==> flow/design.v <==
module	inv (A, Y);
   input A;
   output Y;
   not u1 (Y,A);
endmodule 
module	and2 (A, B, Y);
   input A, B;
   output Y;
   and u1 (Y,A,B);
endmodule 
module	and3 (A, B, C, Y);
   input A, B,C;
   output Y;
   and u1 (Y,A,B,C);
endmodule 
module	and4 (A,B,C,D, Y);
   input A,B,C,D;
   output Y;
   and u1 (Y,A,B,C,D);
endmodule 
module	and5 (A,B,C,D,E, Y);
   input A,B,C,D,E;
   output Y;
   and u1 (Y,A,B,C,D,E);
endmodule 
module	and8 (A,B,C,D,E,F,G,H, Y);
   input A,B,C,D,E,F,G,H;
   output Y;
   and u1 (Y,A,B,C,D,E,F,G,H);
endmodule 
module	nand2 (A, B, Y);
   input A, B;
   output Y;
   nand u1 (Y,A,B);
endmodule 
module	nand3 (A, B, C, Y);
   input A, B,C;
   output Y;
   nand u1 (Y,A,B,C);
endmodule 
module	nand4 (A,B,C,D, Y);
   input A,B,C,D;
   output Y;
   nand u1 (Y,A,B,C,D);
endmodule 
module	nand5 (A,B,C,D,E, Y);
   input A,B,C,D,E;
   output Y;
   nand u1 (Y,A,B,C,D,E);
endmodule 
module	nand8 (A,B,C,D,E,F,G,H, Y);
   input A,B,C,D,E,F,G,H;
   output Y;
   nand u1 (Y,A,B,C,D,E,F,G,H);
endmodule 
module	xor2 (A, B, Y);
   input A, B;
   output Y;
   xor u1 (Y,A,B);
endmodule 
module	xor3 (A, B, C, Y);
   input A, B,C;
   output Y;
   xor u1 (Y,A,B,C);
endmodule 
module	xor4 (A,B,C,D, Y);
   input A,B,C,D;
   output Y;
   xor u1 (Y,A,B,C,D);
endmodule 
module	xor5 (A,B,C,D,E, Y);
   input A,B,C,D,E;
   output Y;
   xor u1 (Y,A,B,C,D,E);
endmodule 
module	xor8 (A,B,C,D,E,F,G,H, Y);
   input A,B,C,D,E,F,G,H;
   output Y;
   xor u1 (Y,A,B,C,D,E,F,G,H);
endmodule 
module	nor2 (A, B, Y);
   input A, B;
   output Y;
   nor u1 (Y,A,B);
endmodule 
module	or2 (A, B, Y);
   input A, B;
   output Y;
   or u1 (Y,A,B);
endmodule 
module	or8 (A,B,C,D,E,F,G,H, Y);
   input A,B,C,D,E,F,G,H;
   output Y;
   or u1 (Y,A,B,C,D,E,F,G,H);
endmodule 
module	c1908 (InDataBus, InCheckBits, InExtSynBits,
				    ContE, ContB, ContF, ContG, ContH, ContK, ContL,
				    OutDataBus, OutSynCheckBits,
				    ByteParLo, ByteParHi, UncorrError);
   input [15:0] 	InDataBus;
   output [15:0] 	OutDataBus;
   input [5:0] 	InCheckBits;
   output [5:0] 	OutSynCheckBits;
   input [3:0] 	InExtSynBits;
   input 	ContE, ContB, ContF, ContG, ContH, ContK, ContL;
   output 	ByteParLo, ByteParHi, UncorrError;
   TopLevel1908 Ckt1908(InDataBus, InCheckBits, InExtSynBits,
				    ContE, ContB, ContF, ContG, ContH, ContK, ContL,
				    OutDataBus, OutSynCheckBits,
				    ByteParLo, ByteParHi, UncorrError);
endmodule  
module TopLevel1908(InDataBus, InCheckBits, InExtSynBits,
				    ContE, ContB, ContF, ContG, ContH, ContK, ContL,
				    OutDataBus, OutSynCheckBits,
				    ByteParLo, ByteParHi, UncorrError);
   input [15:0]  InDataBus;
   input [5:0]	  InCheckBits;
   input [3:0]	  InExtSynBits;
   input		  ContE, ContB, ContF, ContG, ContH, ContK, ContL;
   output [15:0] OutDataBus;
   output [5:0]  OutSynCheckBits;
   output		  ByteParLo, ByteParHi, UncorrError;
   wire [5:0]	  SynBits, NewSynBits, Not_NewSynBits, AllExtSynBits;
   wire		  ContIntM, ContIntP, CorrectionFlag;
   wire		  CorrectionFlagLo, CorrectionFlagHi;
   wire		  InDBParityLo, InDBParityHi;
   wire [15:0]	  DecodedSyn;
   wire [11:0]	  ProductSyn;
   SyndromeGenerator M1(InDataBus, InCheckBits, ContB, ContG, ContH,
			SynBits, InDBParityLo, InDBParityHi);
   ModifySyndrome M2(SynBits, InExtSynBits, InCheckBits, ContE, ContG, ContH,
		     NewSynBits, Not_NewSynBits, AllExtSynBits,
		     ContIntM, ContIntP);
   SyndromeDecode M3(NewSynBits, Not_NewSynBits, ContIntM, ContIntP,
		     ContE, ContB, ContF, ContG, ContH, ContK, ContL,
		     DecodedSyn, ProductSyn,
		     CorrectionFlag, CorrectionFlagLo, CorrectionFlagHi);
   DataBusCorrect M4(InDataBus, DecodedSyn, OutDataBus);
   SynCheckGenerator M5(SynBits, AllExtSynBits, CorrectionFlag, ContE, ContF, ContB,
			OutSynCheckBits);
   ByteParity M6(InDBParityHi, InCheckBits[3], CorrectionFlagHi, ContB, ContL,
		 ByteParHi);
   ByteParity M7(InDBParityLo, InCheckBits[5], CorrectionFlagLo, ContB, ContK,
		 ByteParLo);
   UncorrErrorGenerator M8(ProductSyn, Not_NewSynBits, CorrectionFlagHi, CorrectionFlagLo,
			   InCheckBits[1], InCheckBits[4],			   
			   ContE, ContF, ContB, ContG, ContH, ContIntM, ContIntP,
			   UncorrError);
endmodule  
module SyndromeGenerator(InDataBus, InCheckBits, ContB, ContG, ContH,
				    SynBits, InDBParityLo, InDBParityHi);
   input [15:0] InDataBus;
   input [5:0]	 InCheckBits;
   input		 ContB, ContG, ContH;
   output [5:0] SynBits;
   output		 InDBParityLo, InDBParityHi;
   wire         line0, line1, line2, line3, line4, line5, line6, line7, line8, line9, line10, 
                   line11, line12, line13, line14, line15, line16, line17, line18, line19, line20,
                   line21, line22, line23, line24, line25, line26, line27, line28, line29, line30, 
                   line31, line32, line33, line34, line35, line36, line37, line38, line39, line40,
                   line41, line42, line43, line44, line45, line46, line47, line48, line49, line50, 
                   line51, line52, line53, line54, line55, line56, line57, line58, line59, line60,
                   line61, line62, line63, line64, line65, line66, line67, line68, line69, line70, 
                   line71, line72, line73, line74, line75, line76, line77, line78, line79,
                   line80, line81, line82, line83, line84, line85, line86, line87, line88, line89, 
                   line90, line91, line92, line93;
  wire         Not_ContB, Not_ContH;
  wire         temp0, temp1, temp2, temp3, temp4, temp5;
   wire [15:0]	 NotInDataBus;
   inv UM1_0( .A(ContB), .Y(Not_ContB) );
   inv UM1_1( .A(ContH), .Y(Not_ContH) );
   and3 UM1_2( .A(InCheckBits[0]), .B(ContG), .C(Not_ContB), .Y(temp0) );
   and3 UM1_3( .A(InCheckBits[1]), .B(Not_ContH), .C(Not_ContB), .Y(temp1) );
   and3 UM1_4( .A(InCheckBits[2]), .B(Not_ContH), .C(Not_ContB), .Y(temp2) );
   and2 UM1_5( .A(InCheckBits[3]), .B(Not_ContB), .Y(temp3) );
   and3 UM1_6( .A(InCheckBits[4]), .B(ContG), .C(Not_ContB), .Y(temp4) );
   and2 UM1_7( .A(InCheckBits[5]), .B(Not_ContB), .Y(temp5) );
   inv UM1_8( .A(InDataBus[0]), .Y(NotInDataBus[0]) ),
      UM1_9( .A(InDataBus[1]), .Y(NotInDataBus[1]) ),
      UM1_10( .A(InDataBus[2]), .Y(NotInDataBus[2]) ),
      UM1_11( .A(InDataBus[3]), .Y(NotInDataBus[3]) ),
      UM1_12( .A(InDataBus[4]), .Y(NotInDataBus[4]) ),
      UM1_13( .A(InDataBus[5]), .Y(NotInDataBus[5]) ),
      UM1_14( .A(InDataBus[6]), .Y(NotInDataBus[6]) ),
      UM1_15( .A(InDataBus[7]), .Y(NotInDataBus[7]) ),
      UM1_16( .A(InDataBus[8]), .Y(NotInDataBus[8]) ),
      UM1_17( .A(InDataBus[9]), .Y(NotInDataBus[9]) ),
      UM1_18( .A(InDataBus[10]), .Y(NotInDataBus[10]) ),
      UM1_19( .A(InDataBus[11]), .Y(NotInDataBus[11]) ),
      UM1_20( .A(InDataBus[12]), .Y(NotInDataBus[12]) ),
      UM1_21( .A(InDataBus[13]), .Y(NotInDataBus[13]) ),
      UM1_22( .A(InDataBus[14]), .Y(NotInDataBus[14]) ),
      UM1_23( .A(InDataBus[15]), .Y(NotInDataBus[15]) );
   xor2 UM1_46( .A(NotInDataBus[7]), .B(NotInDataBus[5]), .Y(line46) );
   xor2 UM1_47( .A(line46), .B(NotInDataBus[2]), .Y(line47) );
   xor2 UM1_48( .A(NotInDataBus[14]), .B(NotInDataBus[9]), .Y(line48) );
   xor2 UM1_49( .A(line48), .B(NotInDataBus[11]), .Y(line49) );
   xor2 UM1_50( .A(line47), .B(line49), .Y(line50) );
   xor2 UM1_51( .A(line50), .B(temp0), .Y(SynBits[0]) );
   xor2 UM1_38( .A(NotInDataBus[8]), .B(NotInDataBus[13]), .Y(line38) );
   xor2 UM1_39( .A(line38), .B(NotInDataBus[15]), .Y(line39) );
   xor2 UM1_40( .A(NotInDataBus[14]), .B(temp1), .Y(line40) );
   xor2 UM1_41( .A(line40), .B(NotInDataBus[10]), .Y(line41) );
   xor2 UM1_42( .A(line39), .B(line41), .Y(line42) );
   xor2 UM1_43( .A(NotInDataBus[7]), .B(NotInDataBus[4]), .Y(line43) );
   xor2 UM1_44( .A(line43), .B(NotInDataBus[1]), .Y(line44) );
   xor2 UM1_45( .A(line42), .B(line44), .Y(SynBits[1]) );
   xor2 UM1_24( .A(NotInDataBus[0]), .B(temp2), .Y(line24) );
   xor2 UM1_25( .A(NotInDataBus[12]), .B(NotInDataBus[11]), .Y(line25) );
   xor2 UM1_26( .A(line25), .B(NotInDataBus[10]), .Y(line26) );
   inv UM1_27( .A(line26), .Y(line27) );
   xor2 UM1_28( .A(NotInDataBus[15]), .B(NotInDataBus[14]), .Y(line28) );
   xor2 UM1_29( .A(line28), .B(NotInDataBus[9]), .Y(line29) );
   xor2 UM1_30( .A(line27), .B(line29), .Y(line30) );
   xor2 UM1_31( .A(NotInDataBus[6]), .B(NotInDataBus[5]), .Y(line31) );
   xor2 UM1_32( .A(line31), .B(NotInDataBus[4]), .Y(line32) );
   inv UM1_33( .A(line32), .Y(line33) );
   xor2 UM1_34( .A(line30), .B(line33), .Y(line34) );
   inv UM1_35( .A(line34), .Y(line35) );
   inv UM1_36( .A(line24), .Y(line36) );
   xor2 UM1_37( .A(line36), .B(line35), .Y(SynBits[2]) );
   xor2 UM1_76( .A(NotInDataBus[3]), .B(NotInDataBus[13]), .Y(line76) );
   xor2 UM1_77( .A(line76), .B(temp3), .Y(line77) );
   xor2 UM1_78( .A(NotInDataBus[2]), .B(NotInDataBus[1]), .Y(line78) );
   xor2 UM1_79( .A(line78), .B(NotInDataBus[0]), .Y(line79) );
   xor2 UM1_80( .A(NotInDataBus[15]), .B(NotInDataBus[14]), .Y(line80) );
   xor2 UM1_81( .A(line80), .B(NotInDataBus[9]), .Y(line81) );
   inv UM1_82( .A(line81), .Y(line82) );
   xor2 UM1_83( .A(line79), .B(line82), .Y(line83) );
   xor2 UM1_84( .A(line83), .B(line27), .Y(line84) );
   inv UM1_85( .A(line84), .Y(line85) );
   xor2 UM1_86( .A(line77), .B(line85), .Y(SynBits[3]) );
   xor2 UM1_52( .A(NotInDataBus[8]), .B(NotInDataBus[13]), .Y(line52) );
   xor2 UM1_53( .A(line52), .B(NotInDataBus[15]), .Y(line53) );
   inv UM1_54( .A(line53), .Y(line54) );
   xor2 UM1_55( .A(NotInDataBus[9]), .B(NotInDataBus[6]), .Y(line55) );
   xor2 UM1_56( .A(line55), .B(NotInDataBus[3]), .Y(line56) );
   inv UM1_57( .A(line56), .Y(line57) );
   xor2 UM1_58( .A(line54), .B(line57), .Y(line58) );
   xor2 UM1_59( .A(temp4), .B(NotInDataBus[12]), .Y(line59) );
   inv UM1_60( .A(line59), .Y(line60) );
   xor2 UM1_61( .A(line58), .B(line60), .Y(SynBits[4]) );
   xor2 UM1_62( .A(line29), .B(NotInDataBus[8]), .Y(line62) );
   xor2 UM1_63( .A(line62), .B(temp5), .Y(line63) );
   inv UM1_64( .A(line63), .Y(line64) );
   xor2 UM1_65( .A(NotInDataBus[2]), .B(NotInDataBus[1]), .Y(line65) );
   xor2 UM1_66( .A(line65), .B(NotInDataBus[0]), .Y(line66) );
   inv UM1_67( .A(line66), .Y(line67) );
   xor2 UM1_68( .A(NotInDataBus[6]), .B(NotInDataBus[5]), .Y(line68) );
   xor2 UM1_69( .A(line68), .B(NotInDataBus[4]), .Y(line69) );
   xor2 UM1_70( .A(line67), .B(line69), .Y(line70) );
   xor2 UM1_71( .A(NotInDataBus[7]), .B(NotInDataBus[3]), .Y(line71) );
   inv UM1_72( .A(line71), .Y(line72) );
   xor2 UM1_73( .A(line70), .B(line72), .Y(line73) );
   xor2 UM1_74( .A(line64), .B(line73), .Y(line74) );
   inv UM1_75( .A(line74), .Y(SynBits[5]) );
   xor2 UM1_87( .A(line67), .B(line69), .Y(line87) );
   xor2 UM1_88( .A(line87), .B(line72), .Y(InDBParityLo) );
   xor2 UM1_89( .A(NotInDataBus[12]), .B(NotInDataBus[11]), .Y(line89) );
   xor2 UM1_90( .A(line89), .B(NotInDataBus[10]), .Y(line90) );
   xor2 UM1_91( .A(line82), .B(line90), .Y(line91) );
   xor2 UM1_92( .A(NotInDataBus[13]), .B(NotInDataBus[8]), .Y(line92) );
   inv UM1_93( .A(line92), .Y(line93) );
   xor2 UM1_94( .A(line91), .B(line93), .Y(InDBParityHi) );
endmodule  
module ModifySyndrome(SynBits, InExtSynBits, InCheckBits, ContE, ContG, ContH,
				  NewSynBits, Not_NewSynBits, AllExtSynBits,
				  ContIntM, ContIntP);
   input [5:0]	 SynBits;
   input [3:0]	 InExtSynBits;
   input [5:0]	 InCheckBits;
   input		 ContE, ContG, ContH;
   output [5:0] NewSynBits, Not_NewSynBits, AllExtSynBits;
   output		 ContIntM, ContIntP;
   wire         Not_ContE, Not_ContH;
   wire         temp0, temp1, temp2, temp3, temp4, temp5, line7, line10;
   inv  UM2_0( .A(ContE), .Y(Not_ContE) );
   and2 UM2_1( .A(SynBits[0]), .B(Not_ContE), .Y(temp0) ),
        UM2_2( .A(SynBits[1]), .B(Not_ContE), .Y(temp1) ),
        UM2_3( .A(SynBits[2]), .B(Not_ContE), .Y(temp2) ),
        UM2_4( .A(SynBits[3]), .B(Not_ContE), .Y(temp3) ),
        UM2_5( .A(SynBits[4]), .B(Not_ContE), .Y(temp4) ),
        UM2_6( .A(SynBits[5]), .B(Not_ContE), .Y(temp5) );
   assign AllExtSynBits[3:0] = InExtSynBits[3:0];
   nand2 UM2_7( .A(ContG), .B(Not_ContE), .Y(line7) );
   and2 UM2_8( .A(InCheckBits[0]), .B(line7), .Y(AllExtSynBits[4]) );
   inv  UM2_9( .A(ContH), .Y(Not_ContH) );
   nand2 UM2_10( .A(Not_ContH), .B(Not_ContE), .Y(line10) );
   and2 UM2_11( .A(line10), .B(InCheckBits[2]), .Y(AllExtSynBits[5]) );
   nand2 UM2_12( .A(InCheckBits[1]), .B(line10), .Y(ContIntM) );
   nand2 UM2_13( .A(InCheckBits[4]), .B(line7), .Y(ContIntP) );
   xor2  UM2_14( .A(temp0), .B(AllExtSynBits[0]), .Y(NewSynBits[0]) ),
        UM2_15( .A(temp1), .B(AllExtSynBits[1]), .Y(NewSynBits[1]) ),
        UM2_16( .A(temp2), .B(AllExtSynBits[2]), .Y(NewSynBits[2]) ),
        UM2_17( .A(temp3), .B(AllExtSynBits[3]), .Y(NewSynBits[3]) ),
        UM2_18( .A(temp4), .B(AllExtSynBits[4]), .Y(NewSynBits[4]) ),
        UM2_19( .A(temp5), .B(AllExtSynBits[5]), .Y(NewSynBits[5]) );
   inv  UM2_20( .A(NewSynBits[0]), .Y(Not_NewSynBits[0]) ),
        UM2_21( .A(NewSynBits[1]), .Y(Not_NewSynBits[1]) ),
        UM2_22( .A(NewSynBits[2]), .Y(Not_NewSynBits[2]) ),
        UM2_23( .A(NewSynBits[3]), .Y(Not_NewSynBits[3]) ),
        UM2_24( .A(NewSynBits[4]), .Y(Not_NewSynBits[4]) ),
        UM2_25( .A(NewSynBits[5]), .Y(Not_NewSynBits[5]) );
endmodule  
module SyndromeDecode(NewSynBits, Not_NewSynBits, ContIntM, ContIntP,
				  ContE, ContB, ContF, ContG, ContH, ContK, ContL,
				  DecodedSyn, ProductSyn,
				  CorrectionFlag, CorrectionFlagLo, CorrectionFlagHi);
   input [5:0]	  NewSynBits, Not_NewSynBits;
   input		  ContIntM, ContIntP;
   input		  ContE, ContB, ContF, ContG, ContH, ContK, ContL;
   output [15:0] DecodedSyn;
   output [11:0] ProductSyn;
   output		  CorrectionFlag, CorrectionFlagLo, CorrectionFlagHi;
   wire         line0, line1, line2, line3, line4, line5, line6, line7;
   wire         Not_ContK, Not_ContL, Not_ContB, NotGH, ContIntLo, ContIntHi;
   inv  UM3_0( .A(ContK), .Y(Not_ContK) );
   inv  UM3_1( .A(ContL), .Y(Not_ContL) );  
   inv  UM3_2( .A(ContB), .Y(Not_ContB) );
   nand2 UM3_3( .A(ContG), .B(ContH), .Y(NotGH) );
   nand4 UM3_4( .A(Not_ContK), .B(ContE), .C(ContB), .D(NotGH), .Y(line4) );
   nand3 UM3_5( .A(ContF), .B(Not_ContB), .C(NotGH), .Y(line5) );
   nand2 UM3_6( .A(line4), .B(line5), .Y(ContIntLo) );
   nand4 UM3_7( .A(Not_ContL), .B(ContE), .C(ContB), .D(NotGH), .Y(line7) );
   nand2 UM3_8( .A(line7), .B(line5), .Y(ContIntHi) );
   and2 UM3_9 ( .A(ContIntM), .B(NewSynBits[5]), .Y(ProductSyn[0]) ),
       UM3_10( .A(Not_NewSynBits[0]), .B(Not_NewSynBits[1]), .Y(ProductSyn[1]) ),
       UM3_11( .A(Not_NewSynBits[4]), .B(Not_NewSynBits[2]), .Y(ProductSyn[2]) ),
       UM3_12( .A(Not_NewSynBits[0]), .B(NewSynBits[1]), .Y(ProductSyn[3]) ),
       UM3_13( .A(NewSynBits[0]), .B(Not_NewSynBits[1]), .Y(ProductSyn[4]) ),
       UM3_14( .A(NewSynBits[4]), .B(Not_NewSynBits[2]), .Y(ProductSyn[5]) ),
       UM3_15( .A(ContIntP), .B(Not_NewSynBits[3]), .Y(ProductSyn[6]) ),
       UM3_16( .A(NewSynBits[4]), .B(NewSynBits[2]), .Y(ProductSyn[7]) ),
       UM3_17( .A(ContIntM), .B(Not_NewSynBits[5]), .Y(ProductSyn[8]) ),
       UM3_18( .A(Not_NewSynBits[4]), .B(NewSynBits[2]), .Y(ProductSyn[9]) ),
       UM3_19( .A(ContIntP), .B(NewSynBits[3]), .Y(ProductSyn[10]) ),
       UM3_20( .A(NewSynBits[0]), .B(NewSynBits[1]), .Y(ProductSyn[11]) );
   and5 UM3_21( .A(ProductSyn[0]), .B(ProductSyn[10]), .C(ProductSyn[9]),
			.D(ProductSyn[1]), .E(ContIntLo), .Y(DecodedSyn[0]) ),
       UM3_22( .A(ProductSyn[0]), .B(ProductSyn[10]), .C(ProductSyn[2]),
			.D(ProductSyn[3]), .E(ContIntLo), .Y(DecodedSyn[1]) ),
       UM3_23( .A(ProductSyn[0]), .B(ProductSyn[10]), .C(ProductSyn[2]),
			.D(ProductSyn[4]), .E(ContIntLo), .Y(DecodedSyn[2]) ),
       UM3_24( .A(ProductSyn[0]), .B(ProductSyn[10]), .C(ProductSyn[5]),
			.D(ProductSyn[1]), .E(ContIntLo), .Y(DecodedSyn[3]) ),
       UM3_25( .A(ProductSyn[0]), .B(ProductSyn[6]), .C(ProductSyn[9]),
			.D(ProductSyn[3]), .E(ContIntLo), .Y(DecodedSyn[4]) ),
       UM3_26( .A(ProductSyn[0]), .B(ProductSyn[6]), .C(ProductSyn[9]),
			.D(ProductSyn[4]), .E(ContIntLo), .Y(DecodedSyn[5]) ),
       UM3_27( .A(ProductSyn[0]), .B(ProductSyn[6]), .C(ProductSyn[7]),
			.D(ProductSyn[1]), .E(ContIntLo), .Y(DecodedSyn[6]) ),
       UM3_28( .A(ProductSyn[0]), .B(ProductSyn[6]), .C(ProductSyn[2]),
			.D(ProductSyn[11]), .E(ContIntLo), .Y(DecodedSyn[7]) ),
       UM3_29( .A(ProductSyn[0]), .B(ProductSyn[6]), .C(ProductSyn[5]),
			.D(ProductSyn[3]), .E(ContIntHi), .Y(DecodedSyn[8]) ),
       UM3_30( .A(ProductSyn[0]), .B(ProductSyn[10]), .C(ProductSyn[7]),
			.D(ProductSyn[4]), .E(ContIntHi), .Y(DecodedSyn[9]) ),
       UM3_31( .A(ProductSyn[8]), .B(ProductSyn[10]), .C(ProductSyn[9]),
			.D(ProductSyn[3]), .E(ContIntHi), .Y(DecodedSyn[10]) ),
       UM3_32( .A(ProductSyn[8]), .B(ProductSyn[10]), .C(ProductSyn[9]),
			.D(ProductSyn[4]), .E(ContIntHi), .Y(DecodedSyn[11]) ),
       UM3_33( .A(ProductSyn[8]), .B(ProductSyn[10]), .C(ProductSyn[7]),
			.D(ProductSyn[1]), .E(ContIntHi), .Y(DecodedSyn[12]) ),
       UM3_34( .A(ProductSyn[8]), .B(ProductSyn[10]), .C(ProductSyn[5]),
			.D(ProductSyn[3]), .E(ContIntHi), .Y(DecodedSyn[13]) ),
       UM3_35( .A(ProductSyn[0]), .B(ProductSyn[10]), .C(ProductSyn[9]),
			.D(ProductSyn[11]), .E(ContIntHi), .Y(DecodedSyn[14]) ),
       UM3_36( .A(ProductSyn[0]), .B(ProductSyn[10]), .C(ProductSyn[7]),
			.D(ProductSyn[3]), .E(ContIntHi), .Y(DecodedSyn[15]) );
   or8 UM3_37( .A(DecodedSyn[0]), .B(DecodedSyn[1]), .C(DecodedSyn[2]),
			.D(DecodedSyn[3]), .E(DecodedSyn[4]), .F(DecodedSyn[5]),
			.G(DecodedSyn[6]), .H(DecodedSyn[7]), .Y(CorrectionFlagLo) );
   or8 UM3_38( .A(DecodedSyn[8]), .B(DecodedSyn[9]), .C(DecodedSyn[10]),
			.D(DecodedSyn[11]), .E(DecodedSyn[12]), .F(DecodedSyn[13]),
			.G(DecodedSyn[14]), .H(DecodedSyn[15]), .Y(CorrectionFlagHi) );
   or2 UM3_39( .A(CorrectionFlagLo), .B(CorrectionFlagHi), .Y(CorrectionFlag) );
endmodule  
module DataBusCorrect(InDataBus, DecodedSyn, OutDataBus);
   input [15:0]  InDataBus, DecodedSyn;
   output [15:0] OutDataBus;
   xor2 UM4_0( .A(InDataBus[0]), .B(DecodedSyn[0]), .Y(OutDataBus[0]) ),
      UM4_1( .A(InDataBus[1]), .B(DecodedSyn[1]), .Y(OutDataBus[1]) ),
      UM4_2( .A(InDataBus[2]), .B(DecodedSyn[2]), .Y(OutDataBus[2]) ),
      UM4_3( .A(InDataBus[3]), .B(DecodedSyn[3]), .Y(OutDataBus[3]) ),
      UM4_4( .A(InDataBus[4]), .B(DecodedSyn[4]), .Y(OutDataBus[4]) ),
      UM4_5( .A(InDataBus[5]), .B(DecodedSyn[5]), .Y(OutDataBus[5]) ),
      UM4_6( .A(InDataBus[6]), .B(DecodedSyn[6]), .Y(OutDataBus[6]) ),
      UM4_7( .A(InDataBus[7]), .B(DecodedSyn[7]), .Y(OutDataBus[7]) ),
      UM4_8( .A(InDataBus[8]), .B(DecodedSyn[8]), .Y(OutDataBus[8]) ),
      UM4_9( .A(InDataBus[9]), .B(DecodedSyn[9]), .Y(OutDataBus[9]) ),
      UM4_10( .A(InDataBus[10]), .B(DecodedSyn[10]), .Y(OutDataBus[10]) ),
      UM4_11( .A(InDataBus[11]), .B(DecodedSyn[11]), .Y(OutDataBus[11]) ),
      UM4_12( .A(InDataBus[12]), .B(DecodedSyn[12]), .Y(OutDataBus[12]) ),
      UM4_13( .A(InDataBus[13]), .B(DecodedSyn[13]), .Y(OutDataBus[13]) ),
      UM4_14( .A(InDataBus[14]), .B(DecodedSyn[14]), .Y(OutDataBus[14]) ),
      UM4_15( .A(InDataBus[15]), .B(DecodedSyn[15]), .Y(OutDataBus[15]) );
endmodule  
module SynCheckGenerator(SynBits, AllExtSynBits, CorrectionFlag, ContE,
					ContF, ContB, OutSynCheckBits);
   input [5:0]	 SynBits, AllExtSynBits;
   input		 CorrectionFlag;
   input		 ContE, ContF, ContB;
   output [5:0] OutSynCheckBits;
   wire         Not_ContF;
   inv  UM5_0( .A(ContF), .Y(Not_ContF) );
   SynCheckSlice UM5_1(SynBits[0], AllExtSynBits[0], CorrectionFlag, ContE,
				   Not_ContF, ContB, OutSynCheckBits[0]),
                 UM5_2(SynBits[1], AllExtSynBits[1], CorrectionFlag, ContE,
				   Not_ContF, ContB, OutSynCheckBits[1]),
                 UM5_3(SynBits[2], AllExtSynBits[2], CorrectionFlag, ContE,
				   Not_ContF, ContB, OutSynCheckBits[2]),
                 UM5_4(SynBits[3], AllExtSynBits[3], CorrectionFlag, ContE,
				   Not_ContF, ContB, OutSynCheckBits[3]),
                 UM5_5(SynBits[4], AllExtSynBits[4], CorrectionFlag, ContE,
				   Not_ContF, ContB, OutSynCheckBits[4]),
                 UM5_6(SynBits[5], AllExtSynBits[5], CorrectionFlag, ContE,
				   Not_ContF, ContB, OutSynCheckBits[5]);
endmodule  
module SynCheckSlice(SynBits_i, AllExtSynBits_i, CorrectionFlag, ContE,
				 NotContF, ContB, OutSynCheckBits_i);
   input	SynBits_i, AllExtSynBits_i;
   input	CorrectionFlag;
   input	ContE, NotContF, ContB;
   output	OutSynCheckBits_i;
   wire         line0, line1, line2 ;
   and3 SCS_0( .A(AllExtSynBits_i), .B(ContE), .C(CorrectionFlag), .Y(line0) );
   xor2  SCS_1( .A(SynBits_i), .B(line0), .Y(line1) );
   nand2 SCS_2( .A(NotContF), .B(ContB), .Y(line2) );
   and2 SCS_3( .A(line2), .B(line1), .Y(OutSynCheckBits_i) );
endmodule  
module ByteParity (InDBParity_N, InCheckBit_N, CorrectionFlag_N, ContB, Cont_N,
			    ByteParity_N);
   input	InDBParity_N, InCheckBit_N, CorrectionFlag_N;
   input	ContB, Cont_N;
   output	ByteParity_N;
   wire         line0, line1, line2, line3, line4, line5, line6, line7, line8;
   wire         Not_Cont_N, Not_ContB, Not_InDBParity_N;
   inv UM6_7_0( .A(ContB), .Y(Not_ContB) ),
      UM6_7_1( .A(Cont_N), .Y(Not_Cont_N) ),
      UM6_7_2( .A(InDBParity_N), .Y(Not_InDBParity_N) );
   nand2 UM6_7_3( .A(ContB), .B(Not_Cont_N), .Y(line3) );
   and2 UM6_7_4( .A(line3), .B(Not_InDBParity_N), .Y(line4) );
   and2 UM6_7_5( .A(CorrectionFlag_N), .B(Not_ContB), .Y(line5) );
   xor2  UM6_7_6( .A(line5), .B(line4), .Y(line6) );
   nand2 UM6_7_7( .A(InCheckBit_N), .B(Cont_N), .Y(line7) );
   and2 UM6_7_8( .A(line7), .B(ContB), .Y(line8) );
   xor2  UM6_7_9( .A(line6), .B(line8), .Y(ByteParity_N) );
endmodule  
module UncorrErrorGenerator (ProductSyn, Not_NewSynBits, CorrectionFlagHi, CorrectionFlagLo,
			     InCheckBit1, InCheckBit4,
			     ContE,ContF, ContB, ContG, ContH, ContIntM, ContIntP,
			     UncorrError);
   input [11:0]	ProductSyn;
   input [5:0]	Not_NewSynBits;
   input	InCheckBit1, InCheckBit4;	
   input	CorrectionFlagHi, CorrectionFlagLo;
   input	ContE, ContF, ContB, ContG, ContH, ContIntM, ContIntP;
   output	UncorrError;
   wire		 UESignal, ErrorFREE;
   wire         line0, line1, line2, line3, line4, line5, line6, line7, line8, line9,
		line10, line11, line12, line13, line14, line15, line16, line17, line18;
   wire         Not_ContH, Not_ContE, Not_ContB, Not_ContF, NotM, NotP, NotGH, ContIntUE, NotCorrFlagHi, NotCorrFlagLo;
   inv  UM8_0( .A(ContH), .Y(Not_ContH) ),
        UM8_1( .A(ContE), .Y(Not_ContE) ),
        UM8_2( .A(ContB), .Y(Not_ContB) ),
        UM8_3( .A(ContF), .Y(Not_ContF) ),
        UM8_4( .A(ContIntM), .Y(NotM) ),
        UM8_5( .A(ContIntP), .Y(NotP) );
   nand2 UM8_6( .A(ContG), .B(ContH), .Y(NotGH) );
   and3 UM8_7( .A(ContF), .B(Not_ContB), .C(NotGH), .Y(ContIntUE) );
   UEGen UM8_8(ProductSyn, ContIntUE, NotM, NotP, Not_NewSynBits[3], Not_NewSynBits[5],
	       UESignal);
   nand2 UM8_9( .A(Not_ContH), .B(Not_ContE), .Y(line9) ),
         UM8_10( .A(InCheckBit1), .B(line9), .Y(line10) ),
         UM8_11( .A(ContG), .B(Not_ContE), .Y(line11) ),
         UM8_12( .A(InCheckBit4), .B(line11), .Y(line12 ) );
   nand8 UM8_13( .A(Not_NewSynBits[0]), .B(Not_NewSynBits[1]), .C(Not_NewSynBits[2]),
		 .D(Not_NewSynBits[3]), .E(Not_NewSynBits[4]), .F(Not_NewSynBits[5]),
		 .G(line10), .H(line12), .Y(ErrorFREE) );
   inv  UM8_14( .A(CorrectionFlagHi), .Y(NotCorrFlagHi) ),
        UM8_15( .A(CorrectionFlagLo), .Y(NotCorrFlagLo) );
   and3 UM8_16( .A(NotCorrFlagLo), .B(NotCorrFlagHi), .C(UESignal), .Y(line16) );
   and4 UM8_17( .A(Not_ContB), .B(ErrorFREE), .C(ContF), .D(line16), .Y(line17) );
   and3 UM8_18( .A(Not_ContB), .B(ErrorFREE), .C(Not_ContF), .Y(line18) );
   nor2 UM8_19( .A(line18), .B(line17), .Y(UncorrError) );
endmodule  
module UEGen(ProductSyn, ContIntUE, NotM, NotP, NotNewSynBit3, NotNewSynBit5,
		   UESignal);
   input [11:0] ProductSyn;
   input	ContIntUE, NotM, NotP, NotNewSynBit3, NotNewSynBit5;
   output	UESignal;
   wire line0, line1, line2, line3, line4, line5, line6, line7, line8, line9;
   and2 UEG_0( .A(NotP), .B(NotNewSynBit3), .Y(line0) ),
        UEG_1( .A(NotM), .B(NotNewSynBit5), .Y(line1) );
   nand5 UEG_2( .A(ProductSyn[0]), .B(ProductSyn[6]), .C(ProductSyn[2]),
		.D(ProductSyn[1]), .E(ContIntUE), .Y(line2) ),
         UEG_3( .A(ProductSyn[8]), .B(ProductSyn[10]), .C(ProductSyn[2]),
		.D(ProductSyn[1]), .E(ContIntUE), .Y(line3) ),
         UEG_4( .A(ProductSyn[8]), .B(ProductSyn[6]), .C(ProductSyn[9]),
		.D(ProductSyn[1]), .E(ContIntUE), .Y(line4) ),
         UEG_5( .A(ProductSyn[8]), .B(ProductSyn[6]), .C(ProductSyn[2]),
		.D(ProductSyn[3]), .E(ContIntUE), .Y(line5) ),
         UEG_6( .A(ProductSyn[8]), .B(ProductSyn[6]), .C(ProductSyn[2]),
		.D(ProductSyn[4]), .E(ContIntUE), .Y(line6) ),
         UEG_7( .A(ProductSyn[8]), .B(ProductSyn[6]), .C(ProductSyn[5]),
		.D(ProductSyn[1]), .E(ContIntUE), .Y(line7) ),
         UEG_8( .A(ProductSyn[8]), .B(line0), .C(ProductSyn[2]),
		.D(ProductSyn[1]), .E(ContIntUE), .Y(line8) ),
         UEG_9( .A(line1), .B(ProductSyn[6]), .C(ProductSyn[2]),
	        .D(ProductSyn[1]), .E(ContIntUE), .Y(line9) );
   and8 UEG_10( .A(line2), .B(line3), .C(line4), .D(line5), .E(line6),
		.F(line7), .G(line8), .H(line9), .Y(UESignal) );
endmodule  
module error_correction # (
    parameter puf_sig_length     = 256,
    parameter ipid_N             = 16
)
(
    input                                clk,
    input                                rst_n,
    input        [1:0]                   pcm_instruction,
    input        [puf_sig_length-1:0]    pcm_puf_in,
    input                                pcm_puf_in_valid,
    input        [$clog2(ipid_N)-1:0]    pcm_ipid_number,
    output logic [puf_sig_length-1:0]    pcm_puf_out,
    output logic                         pcm_puf_out_valid,
    output logic                         pcm_S_c  
);  
typedef enum logic [1:0] {IDLE, PROVISION_ID, CORRECT_SIG} state_t;
state_t state_r; 
logic [(6*(puf_sig_length/16))-1:0] parity_bits [0:ipid_N-1];
wire [puf_sig_length-1:0] temp_corrected_out; 
genvar j;
generate
    for (j =0; j < puf_sig_length/16; j++) begin
        error_module errorX (.data(pcm_puf_in[((j+1)*16)-1:j*16]), .parity(parity_bits[pcm_ipid_number][((j+1)*6)-1:j*6]), .corrected_out(temp_corrected_out[((j+1)*16)-1:j*16]));
    end 
endgenerate 
always @(posedge clk) begin
    if (state_r == PROVISION_ID && pcm_puf_in_valid) begin
        for (int i = 0; i < puf_sig_length/16; i++) begin
            parity_bits[pcm_ipid_number][0+(6*i)] <= pcm_puf_in[2+(16*i)] ^ pcm_puf_in[5+(16*i)] ^ pcm_puf_in[7+(16*i)] ^ pcm_puf_in[9+(16*i)] ^ pcm_puf_in[11+(16*i)] ^ pcm_puf_in[14+(16*i)];
            parity_bits[pcm_ipid_number][1+(6*i)] <= pcm_puf_in[1+(16*i)] ^ pcm_puf_in[4+(16*i)] ^ pcm_puf_in[7+(16*i)] ^ pcm_puf_in[8+(16*i)] ^ pcm_puf_in[10+(16*i)] ^ pcm_puf_in[13+(16*i)] ^ pcm_puf_in[14+(16*i)] ^ pcm_puf_in[15+(16*i)];
            parity_bits[pcm_ipid_number][2+(6*i)] <= pcm_puf_in[0+(16*i)] ^ pcm_puf_in[4+(16*i)] ^ pcm_puf_in[5+(16*i)] ^ pcm_puf_in[6+(16*i)] ^ pcm_puf_in[9+(16*i)] ^ pcm_puf_in[10+(16*i)] ^ pcm_puf_in[11+(16*i)] ^ pcm_puf_in[12+(16*i)] ^ pcm_puf_in[14+(16*i)] ^ pcm_puf_in[15+(16*i)];
            parity_bits[pcm_ipid_number][3+(6*i)] <= pcm_puf_in[0+(16*i)] ^ pcm_puf_in[1+(16*i)] ^ pcm_puf_in[2+(16*i)] ^ pcm_puf_in[3+(16*i)] ^ pcm_puf_in[4+(16*i)] ^ pcm_puf_in[9+(16*i)] ^ pcm_puf_in[10+(16*i)] ^ pcm_puf_in[11+(16*i)] ^ pcm_puf_in[12+(16*i)] ^ pcm_puf_in[13+(16*i)] ^ pcm_puf_in[14+(16*i)] ^ pcm_puf_in[15+(16*i)];
            parity_bits[pcm_ipid_number][4+(6*i)] <= pcm_puf_in[3+(16*i)] ^ pcm_puf_in[6+(16*i)] ^ pcm_puf_in[8+(16*i)] ^ pcm_puf_in[9+(16*i)] ^ pcm_puf_in[12+(16*i)]  ^ pcm_puf_in[13+(16*i)] ^ pcm_puf_in[15+(16*i)];
            parity_bits[pcm_ipid_number][5+(6*i)] <= pcm_puf_in[0+(16*i)] ^ pcm_puf_in[1+(16*i)] ^ pcm_puf_in[2+(16*i)] ^ pcm_puf_in[3+(16*i)] ^ pcm_puf_in[4+(16*i)] ^ pcm_puf_in[5+(16*i)] ^ pcm_puf_in[6+(16*i)] ^ pcm_puf_in[7+(16*i)] ^ pcm_puf_in[8+(16*i)] ^ pcm_puf_in[9+(16*i)] ^ pcm_puf_in[14+(16*i)] ^ pcm_puf_in[15+(16*i)];                 
        end 
    end
end
always @(posedge clk, negedge rst_n) begin
    if (~rst_n) begin
        state_r <= IDLE; 
        pcm_puf_out_valid <= 0;
        pcm_puf_out <= 0; 
        pcm_S_c <= 0; 
    end 
    else begin
        case (state_r) 
            IDLE : begin
                pcm_S_c <= 0; 
                pcm_puf_out_valid <= 0;
                pcm_puf_out_valid <= 0;
                if (pcm_instruction == 2'b01) begin
                    state_r <= PROVISION_ID; 
                end 
                else if (pcm_instruction == 2'b10) begin
                    state_r <= CORRECT_SIG; 
                end 
            end 
            PROVISION_ID : begin  
                if (pcm_puf_in_valid) begin 
                    pcm_S_c <= 1; 
                    if (pcm_instruction == 2'b00) begin 
                        state_r <= IDLE; 
                        pcm_S_c <= 0; 
                    end 
                end 
            end 
            CORRECT_SIG : begin
                pcm_puf_out <= temp_corrected_out; 
                pcm_puf_out_valid <= 1;
                if (pcm_instruction == 2'b00) begin
                    state_r <= IDLE; 
                end 
            end 
        endcase 
    end 
end 
endmodule 
module error_module (
    input   [15:0]  data, 
    input   [5:0]   parity, 
    output logic [15:0]  corrected_out
    );
	wire ContG = 1'b1;
	wire ContH = 1'b0;
	wire ContB = 1'b0;
	wire ContE = 1'b0;
	wire ContF = 1'b1;
	wire ContK = 1'b1;
	wire ContL = 1'b1;
    wire ByteParLo1, ByteParHi1;
	wire UncorrError1;
    wire [5 :0] OutSynCheckBits;
	c1908 error_correction_1 (.InDataBus(data), .InCheckBits(parity), .InExtSynBits(4'b0000), 
	.ContE(ContE), .ContB(ContB), .ContF(ContF), .ContG(ContG), .ContH(ContH), .ContK(ContK), .ContL(ContL),
	.OutDataBus(corrected_out), .ByteParLo(ByteParLo1), .ByteParHi(ByteParHi1), .UncorrError(UncorrError1),
	.OutSynCheckBits(OutSynCheckBits));
endmodule
Tool chain data of error_correction

What the tools print for error_correction, step after step.
Line numbers count from 1 in the design file above.
Library cell names are shortened.
A cell with - has no value.

Top: error_correction
Clock port: clk
Standard-cell library: sky130hd
Corner: tt_025C_1v80

Word level

Yosys after proc, flatten, opt, wreduce and memory -nomap, before mapping. Memory bits, and registers merged into a memory's read port (data or address), are not among the register bits. Print and check cells are not counted. Equal cells are merged and count once.
Yosys's memory passes give these memory sizes; they may raise the number of words (mostly to a power of two), join words into wider ones and drop unused or constant bits.

Bits in registers: 260
RAM bits: 1536
Memory cells: 1
Bits of input ports: 265
Output and inout bits: 258
Cells after elaboration: 2925

Memory list:

| memory      | depth | width | read ports | write ports | line | text |
| parity_bits | 16    | 96    | 1          | 1           | 531  | `logic [(6*(puf_sig_length/16))-1:0] parity_bits [0:ipid_N-1];` |

Equality and inequality tests: 6
Multiplexer cells: 106
Bitwise gates (word level): 2800
Reduce/logical cells: 8

Operators with widths:

| kind                                                             | count |
| 96-bit two-way mux                                               | 96 |
| 1-bit bitwise XOR                                                | 1648 |
| 1-bit AND                                                        | 608 |
| 1-bit NOT                                                        | 544 |
| 2-bit two-way mux                                                | 4 |
| 2-bit parallel mux with 3-bit select                             | 1 |
| 2-bit by 1-bit == test with 1-bit output (second input constant) | 2 |
| 2-bit == test (second input constant)                            | 2 |
| 2-bit logical NOT                                                | 2 |
| 2-bit nonzero test                                               | 2 |
| 1-bit parallel mux with 2-bit select                             | 2 |
| 3-bit != test (second input constant)                            | 1 |
| 3-bit AND reduction                                              | 1 |
| 3-bit nonzero test                                               | 1 |
| 1-bit two-way mux                                                | 3 |
| 2-bit != test (second input constant)                            | 1 |
| 2-bit AND reduction                                              | 1 |
| 1-bit logical AND                                                | 1 |

Logic depth

Yosys ltp: most cells in a row. Word level: on the elaborated netlist, between registers, memories and ports. Mapped: between sequential cells and ports; inverters and the memories' decode and read muxes count.

Depth in word-level cells: 13
ABC_AREA: 0
Gate-level depth with buffers: 14
Depth with buffers taken out: 7

Synthesis result

Source: synth_stat.txt of the flow (Yosys; design flattened, memories mapped). It holds for the ABC_AREA given above (unset counts as 0); a run with the other value may have another netlist.
The area totals of this step are shown rounded.

Mapped cells: 4461
Synthesis area: 80600 µm²
Sequential area: 52700 µm²
Flip-flops: 1797
Buffer cells: 209

Cell types:

| type     | count | area in all (µm²) |
| edfxtp_1 | 1536  | 4.61E+04 |
| mux4_2   | 431   | 9706.81 |
| dfrtp_1  | 260   | 6506.24 |
| xnor2_1  | 405   | 3.55E+03 |
| xnor3_1  | 118   | 2.66E+03 |
| xor2_1   | 176   | 1.54E+03 |
| mux4_1   | 41    | 1.08E+03 |
| nor2_1   | 249   | 934.646 |
| a21oi_1  | 178   | 890.854 |
| xor3_1   | 23    | 546.774 |
| nand3_1  | 98    | 490.47 |
| nand4_1  | 67    | 419.152 |
| a31oi_1  | 66    | 412.896 |
| clkbuf_1 | 99    | 371.606 |
| a2111o_1 | 28    | 315.302 |
| nand2_1  | 80    | 300.288 |
| buf_6    | 25    | 281.52 |
| or3_1    | 43    | 269.008 |

Not listed: further types 55, cells in them 538.
The figures by module come from a second, unflattened synthesis with its own total; it is not the netlist above.

Cell total of the unflattened synthesis: 8257
Area (unflattened synthesis): 101000 µm²

Each row is one instance without its submodules.

Modules:

| module           | times used | cells | area (µm²) | sequential area (µm²) |
| error_correction | 1          | 3361  | 72100      | 52700 |
| xor2             | 1424       | 1     | 8.8        | 0.0 |
| and2             | 576        | 1     | 6.3        | 0.0 |
| inv              | 928        | 1     | 3.8        | 0.0 |
| and5             | 256        | 3     | 12.5       | 0.0 |
| nand5            | 128        | 2     | 11.3       | 0.0 |
| nand2            | 352        | 1     | 3.8        | 0.0 |
| and3             | 208        | 1     | 6.3        | 0.0 |
| or8              | 32         | 3     | 16.3       | 0.0 |
| ModifySyndrome   | 16         | 4     | 30.0       | 0.0 |
| nand8            | 16         | 3     | 18.8       | 0.0 |
| and8             | 16         | 3     | 16.3       | 0.0 |
| nand4            | 32         | 1     | 6.3        | 0.0 |
| and4             | 16         | 1     | 8.8        | 0.0 |

Further modules, not shown: 14.

Worst setup path after synthesis

Source: OpenSTA report_checks on the synthesized netlist (no wires, ideal clock, input and output delay 20% of the period each), path of least setup slack; recovery checks are left aside. Register names are those of the netlist, which keeps one name where synthesis merged equal registers.

Path kind: input-to-reg
From: input pcm_ipid_number[1]
To: memory parity_bits[0][0]
Period: 5.0 ns
Input delay: 1.000 ns
Library setup time: 0.668 ns
Time at the first pin: 1.000 ns
Arrival: 9.052 ns
Required time: 4.332 ns
Path slack: -4.721 ns
Path delay: 8.720 ns
Driving pins on the path: 9
Path buffers: 7
Synthesis period reached: 9.721 ns

"path delay" is the arrival time less input delay plus setup time.
"driving pins on the path": output pins that drive a net of the path, with the launching flip-flop's if there is one; two outputs of one cell count as two.
"synthesis period reached" = period - worst setup slack (recovery checks aside). The figure is calculated, with input and output delays left at 20% of the set period.

Cell sequence: buf_4 buf_6 buf_4 buf_2 buf_4 buf_2 buf_2 or3_1 nor3_1

Ends and longest elaborated chain, after synthesis:

| what        | line | text |
| from (decl) | 524  | `input        [$clog2(ipid_N)-1:0]    pcm_ipid_number,` |
| to (decl)   | 531  | `logic [(6*(puf_sig_length/16))-1:0] parity_bits [0:ipid_N-1];` |

Chain of elaborated cells between the ends: none given.

Worst path after layout

Path of least setup slack in the final report of run A (OpenROAD, finished layout, wires in). Where an end is a register, its clock arrival counts in the times.

Path kind: input-to-reg
From: input pcm_ipid_number[0]
To: register pcm_puf_out[188]
Period: 5.0 ns
Input delay: 1.00 ns
Library setup time: 0.07 ns
Time at the first pin: 1.00 ns
Arrival: 4.51 ns
Required time: 5.74 ns
Path slack: 1.22 ns
Driving pins on the path: 10
Path buffers: 3

The rows between start and end are the longest chain of elaborated cells between them; the timing report does not say that the signal goes this way. Where chains are equally long, one stands for them.
A line is the first line of the expression or statement that the cell stems from. Yosys adds cells for indexed reads and writes and turns some case tables into memories.
The chain passes a memory read, where the word-level depth is cut; so it can be longer than that depth.

Cell sequence: buf_8 buf_12 buf_4 mux4_1 mux4_2 xor2_1 nand2b_1 or2_2 a2111o_1 nand3_1
Length of the longest elaborated chain: 9
Elaborated cells between the ends (all ways): 25
Classes of those cells: logic: 24; memory: 1

Ends and longest elaborated chain, post-layout:

| what                           | line | text |
| from (decl)                    | 524  | `input        [$clog2(ipid_N)-1:0]    pcm_ipid_number,` |
| memory read 16 x 96 bit        | 531  | `logic [(6*(puf_sig_length/16))-1:0] parity_bits [0:ipid_N-1];` |
| 1-bit bitwise XOR (4 in a row) | 59   | `xor u1 (Y,A,B);` |
| 1-bit NOT                      | 4    | `not u1 (Y,A);` |
| 1-bit AND                      | 9    | `and u1 (Y,A,B);` |
| 1-bit AND                      | 24   | `and u1 (Y,A,B,C,D,E);` |
| 1-bit bitwise XOR              | 59   |  |
| to (assign)                    | 555  | `pcm_puf_out <= 0;` |
| to (assign)                    | 581  | `pcm_puf_out <= temp_corrected_out;` |
| to (decl)                      | 525  | `output logic [puf_sig_length-1:0]    pcm_puf_out,` |

Appendix: measured runs

Flow measurements of error_correction on sky130hd: 2 stored runs with different settings, listed in no order. Input and output delays are each 20% of the period that was set; the output load is 0.01 pF.
"period achieved" = clock period - worst setup slack. The figure is calculated, with input and output delays left at 20% of the set period.
By "allowed time less slack (worst setup path)" is meant the share of the clock period that the worst setup path is allowed (20% is reserved at inputs, 20% at outputs), minus its slack. Clock arrival times at its registers enter into it.
"total design power": no workload was simulated; the value follows from the tool's default switching activity.
The measured numbers are rounded.

## Run A

==> flow/run.sh <==
#!/bin/bash
# the make line also repeats the synthesis and layout settings of config.mk as NAME=value (left out here)
make -C /OpenROAD-flow-scripts/flow DESIGN_CONFIG=/design/flow/config.mk WORK_HOME=/design/flow/orfs CLKGATE_MAP_FILE= finish
==> flow/config.mk <==
export PLATFORM = sky130hd
export DESIGN_NAME = error_correction
export DESIGN_NICKNAME = error_correction
export VERILOG_FILES = /design/flow/design.v
export SDC_FILE = /design/flow/constraint.sdc
export NUM_CORES = 4
export LEC_CHECK = 0
export CAP_MARGIN = 20
export CORE_MARGIN = 2
export CORE_UTILIZATION = 40
export MAX_ROUTING_LAYER = met4
export PLACE_DENSITY = 0.66
export SLEW_MARGIN = 20
==> flow/constraint.sdc <==
create_clock -name core_clock -period 5.0 [get_ports {clk}]
set_input_delay 1.0000 -clock core_clock [delete_from_list [all_inputs] [get_ports {clk}]]
set_output_delay 1.0000 -clock core_clock [all_outputs]
set_load 0.01 [all_outputs]

| result of run A | value |
|---|---|
| post-synthesis cell area | 80600 µm² |
| die outline area | 205000 µm² |
| standard-cell area after routing | 96400 µm² |
| setup TNS | 0.000 ns |
| period achieved | 3.776 ns |
| total design power | 45700 uW |
| worst setup slack after layout | 1.22 ns |
| allowed time less slack (worst setup path) | 2.78 ns |
| worst setup path kind | input-to-reg |
| utilization in the final report | 0.482 |

## Run B

==> flow/run.sh <==
#!/bin/bash
# the make line also repeats the synthesis and layout settings of config.mk as NAME=value (left out here)
make -C /OpenROAD-flow-scripts/flow DESIGN_CONFIG=/design/flow/config.mk WORK_HOME=/design/flow/orfs CLKGATE_MAP_FILE= finish
==> flow/config.mk <==
export PLATFORM = sky130hd
export DESIGN_NAME = error_correction
export DESIGN_NICKNAME = error_correction
export VERILOG_FILES = /design/flow/design.v
export SDC_FILE = /design/flow/constraint.sdc
export NUM_CORES = 4
export LEC_CHECK = 0
export ABC_AREA = 0
export CAP_MARGIN = 20
export CELL_PAD_IN_SITES_DETAIL_PLACEMENT = 2
export CELL_PAD_IN_SITES_GLOBAL_PLACEMENT = 2
export CORE_ASPECT_RATIO = 0.56
export CORE_MARGIN = 2
export CORE_UTILIZATION = 35
export GPL_TIMING_DRIVEN = 0
export MIN_ROUTING_LAYER = met2
export SETUP_SLACK_MARGIN = 0.72
export SLEW_MARGIN = 35
export TNS_END_PERCENT = 95
==> flow/constraint.sdc <==
create_clock -name core_clock -period 5.0 [get_ports {clk}]
set_input_delay 1.0000 -clock core_clock [delete_from_list [all_inputs] [get_ports {clk}]]
set_output_delay 1.0000 -clock core_clock [all_outputs]
set_load 0.01 [all_outputs]

| result of run B | value |
|---|---|
| post-synthesis cell area | 80600 µm² |
| die outline area | 234000 µm² |
| standard-cell area after routing | 101000 µm² |
| setup TNS | 0.000 ns |
| period achieved | 4.291 ns |
| total design power | 48300 uW |
| worst setup slack after layout | 0.709 ns |
| allowed time less slack (worst setup path) | 3.29 ns |
| worst setup path kind | input-to-reg |
| utilization in the final report | 0.443 |
